==> flow/design.v <==
module RegFile(  
   input clk,
   input reset,
   input [3:0] A1,
   input [3:0] A2,
   input [3:0] A3,    
   input [31:0] WD3,  
   input RegWrite,    
   input [31:0] PCPlus8,    
   output [31:0] RD1,    
   output [31:0] RD2    
   );
   reg[31:0] R[15:0]; 
   integer i;
   always @ (posedge clk or posedge reset)
   begin   
         if (reset) 
         begin
            for (i=0; i<16 ;i=i+1)
            begin
				R[i] <= 32'b0;
            end
         end
         else 
         begin         
            if(RegWrite == 1'b1) begin  
               R[A3] <= WD3;
            end
            R[15] <= PCPlus8;
         end
   end
   assign RD1 = R[A1];
   assign RD2 = R[A2];
endmodule
# [Tool chain data of RegFile]
# What the tools print for RegFile, step after step.
# Lines are those of the file above, counted from 1.
# Library cell names are shortened.
# A cell with - has no value.
[setup] top_module="RegFile" clock_port="clk" library="sky130hd" corner="tt_025C_1v80"

# [Elaborated design]
# Yosys after proc, flatten, opt, wreduce and memory -nomap, before mapping. Enables and synchronous resets that opt folds into registers are not counted as muxes. Print and check cells are not counted. Equal cells are merged and count once.
[bits] input_bits=79 output_inout_bits=64 regBits=512 wordCells=80
[classes] n_eq=44 mux=2 reduce_logical=18
[ops] op="case mux 32 bit (select 16 bit)" count=2
[ops] op="equality test 4 bit with constant B" count=23
[ops] op="equality test 4 x 3 -> 1 bit with constant B" count=12
[ops] op="AND reduction 2 bit" count=15
[ops] op="equality test 4 x 2 -> 1 bit with constant B" count=6
[ops] op="equality test 4 x 1 -> 1 bit with constant B" count=3
[ops] op="logical NOT 4 bit" count=3

# [Logic depth]
# Longest topological path by Yosys (ltp), each cell counted once; first at word level (registers and memories cut), then after technology mapping (sequential cells cut; the memories' decode and read muxes count).
[logic_depth] ltp_word=2 abc_area=1 mapped_depth=10 ltp_nobuf=8

# [After synthesis]
# Yosys stat after the flow's synthesis: flattened, memories mapped to cells. It holds for the ABC_AREA given above (unset counts as 0); a run with the other value may have another netlist.
# The area totals of this step are shown rounded.
[mapped] mapped_cells=3927 synth_area_um2=27500 flip_flops=512 buf_cells=301
[by_type] cell_type="dfrtp_1" count=512
[by_type] cell_type="nand2_1" count=1326
[by_type] cell_type="nand3_1" count=834
[by_type] cell_type="o21ai_0" count=480
[by_type] cell_type="inv_1" count=241
[by_type] cell_type="nor2_1" count=217
[by_type] cell_type="clkbuf_1" count=180
[by_type] cell_type="buf_2" count=89
[by_type] cell_type="buf_1" count=25
[by_type] cell_type="buf_4" count=7
[by_type] cell_type="nand2_2" count=8
[by_type] cell_type="nand3_2" count=2
[by_type] cell_type="nor2_2" count=2
[by_type] cell_type="nor3_1" count=2
[by_type] cell_type="inv_2" count=2

# [Worst setup path after synthesis]
# OpenSTA on the mapped netlist: ideal clock, no wires. The path of least setup slack (recovery checks aside). Input and output delay are each 20% of the period. Register names are those of the netlist, which keeps one name where synthesis merged equal registers.
[synth_path] path_kind="input to output" startpoint="input A1[3]" endpoint="output RD1[16]" path_slack_ns=2.602 output_delay_ns=1.200 driving_pins=9 delay_ns=0.998 tclk_ns=6.0 path_buffers=2 arrival_time_ns=2.198 period_less_setup_slack_ns=3.398
# "delay_ns" = arrival - input delay + setup time.
# A path that ends at an output port has no setup time.
# "driving_pins": output pins that drive a net of the path, with the launching flip-flop's if there is one; two outputs of one cell count as two.
# "period_less_setup_slack_ns" is the clock period less the worst setup slack; recovery checks do not enter. This is arithmetic on one report: input and output delays are still those of the set period (20% each).
# Between the ends stands the longest chain of elaborated cells between them, by number of cells; it is not shown to be the way that was timed. Of several equally long chains one is given.
# Each line given opens the expression or statement behind the cell; cells for indexed reads and writes are added by Yosys, which also makes memories of some case tables.
[synth_via] path_cell_list="nor2_1 -> buf_2 -> buf_2 -> nand3_1 -> nand2_1 -> inv_1 -> nand2_1 -> nor2_1 -> nand3_1" elab_chain_len=2 cells_between=17 lines_between=1 classes_between="eq/ne: 15; mux: 1; reduce/logical: 1"
[synth_rtl] element="from (decl)" line_no=4 source="input [3:0] A1,"
[synth_rtl] element="equality test 4 bit" line_no=32 source="assign RD1 = R[A1];"
[synth_rtl] element="case mux 32 bit (select 16 bit)" line_no=32
[synth_rtl] element="to (decl)" line_no=10 source="output [31:0] RD1,"

# [Path in the finished layout]
# From the final timing report of run 1: the path of least setup slack in the routed layout; clock arrival at registers is part of the times.
[layout_path] path_kind="input to output" startpoint="input A1[3]" endpoint="output RD1[30]" tclk_ns=7.06 path_slack_ns=1.15 arrival_time_ns=4.50 output_delay_ns=1.41 driving_pins=11 path_buffers=3
# Between the ends stands the longest chain of elaborated cells between them, by number of cells; it is not shown to be the way that was timed. Of several equally long chains one is given.
[layout_via] path_cell_list="clkdlybuf4s50_1 -> nand2_1 -> inv_1 -> buf_12 -> nand3_1 -> nand2_1 -> nor2_1 -> nand2_1 -> inv_1 -> nand3_1 -> clkdlybuf4s50_1" elab_chain_len=2 cells_between=17 lines_between=1 classes_between="eq/ne: 15; mux: 1; reduce/logical: 1"
[layout_rtl] element="from (decl)" line_no=4 source="input [3:0] A1,"
[layout_rtl] element="equality test 4 bit" line_no=32 source="assign RD1 = R[A1];"
[layout_rtl] element="case mux 32 bit (select 16 bit)" line_no=32
[layout_rtl] element="to (decl)" line_no=10 source="output [31:0] RD1,"

Appendix: measured runs

Module RegFile, platform sky130hd: 4 stored runs of the flow (Yosys, OpenROAD) with differing settings, in no particular order. Input and output delays are each 20% of the period that was set; the output load is 0.01 pF.
By "worst setup path time" is meant the share of the clock period that the worst setup path is allowed (20% is reserved at inputs, 20% at outputs), minus its slack. Clock arrival times at its registers enter into it.
"power" is the tool's figure for a default switching activity; nothing was simulated.
Measured values are rounded.
[run 1] settings: ABC_AREA=1, CORE_UTILIZATION=27, CTS_CLUSTER_SIZE=44, MIN_ROUTING_LAYER=met1, PLACE_DENSITY=0.44, TNS_END_PERCENT=75, period_ns=7.06, CAP_MARGIN=20, CORE_MARGIN=2, SLEW_MARGIN=20
[run 1] result: chip area after synthesis (Yosys) 27500 sq um, die area 104000 sq um, standard-cell area of the final layout 32600 sq um, utilization 32.4 %, worst setup slack after layout 1.15 ns, power 8.93 mW, worst setup path time 3.09 ns, worst setup path kind input to output
[run 2] settings: CORE_ASPECT_RATIO=0.7, CORE_MARGIN=5, CORE_UTILIZATION=16, GPL_TIMING_DRIVEN=1, HOLD_SLACK_MARGIN=0.03, MAX_ROUTING_LAYER=met5, TNS_END_PERCENT=100, period_ns=4.48, CAP_MARGIN=20, SLEW_MARGIN=20
[run 2] result: chip area after synthesis (Yosys) 27100 sq um, die area 178000 sq um, standard-cell area of the final layout 34000 sq um, utilization 20.2 %, worst setup slack after layout 0.055 ns, power 14.7 mW, worst setup path time 2.63 ns, worst setup path kind input to output
[run 3] settings: CAP_MARGIN=5, CELL_PAD_IN_SITES_GLOBAL_PLACEMENT=0, CORE_MARGIN=5, CORE_UTILIZATION=39, CTS_CLUSTER_DIAMETER=218, GPL_TIMING_DRIVEN=0, HOLD_SLACK_MARGIN=0.11, SLEW_MARGIN=30, TNS_END_PERCENT=40, period_ns=8.67
[run 3] result: chip area after synthesis (Yosys) 27100 sq um, die area 74800 sq um, standard-cell area of the final layout 32100 sq um, utilization 46.8 %, worst setup slack after layout 0.904 ns, power 7.65 mW, worst setup path time 4.30 ns, worst setup path kind input to output
[run 4] settings: CORE_UTILIZATION=50, period_ns=5.61, CAP_MARGIN=20, CORE_MARGIN=2, SLEW_MARGIN=20
[run 4] result: chip area after synthesis (Yosys) 27100 sq um, die area 56100 sq um, standard-cell area of the final layout 31300 sq um, utilization 58.2 %, worst setup slack after layout 0.548 ns, power 11.5 mW, worst setup path time 2.82 ns, worst setup path kind input to output
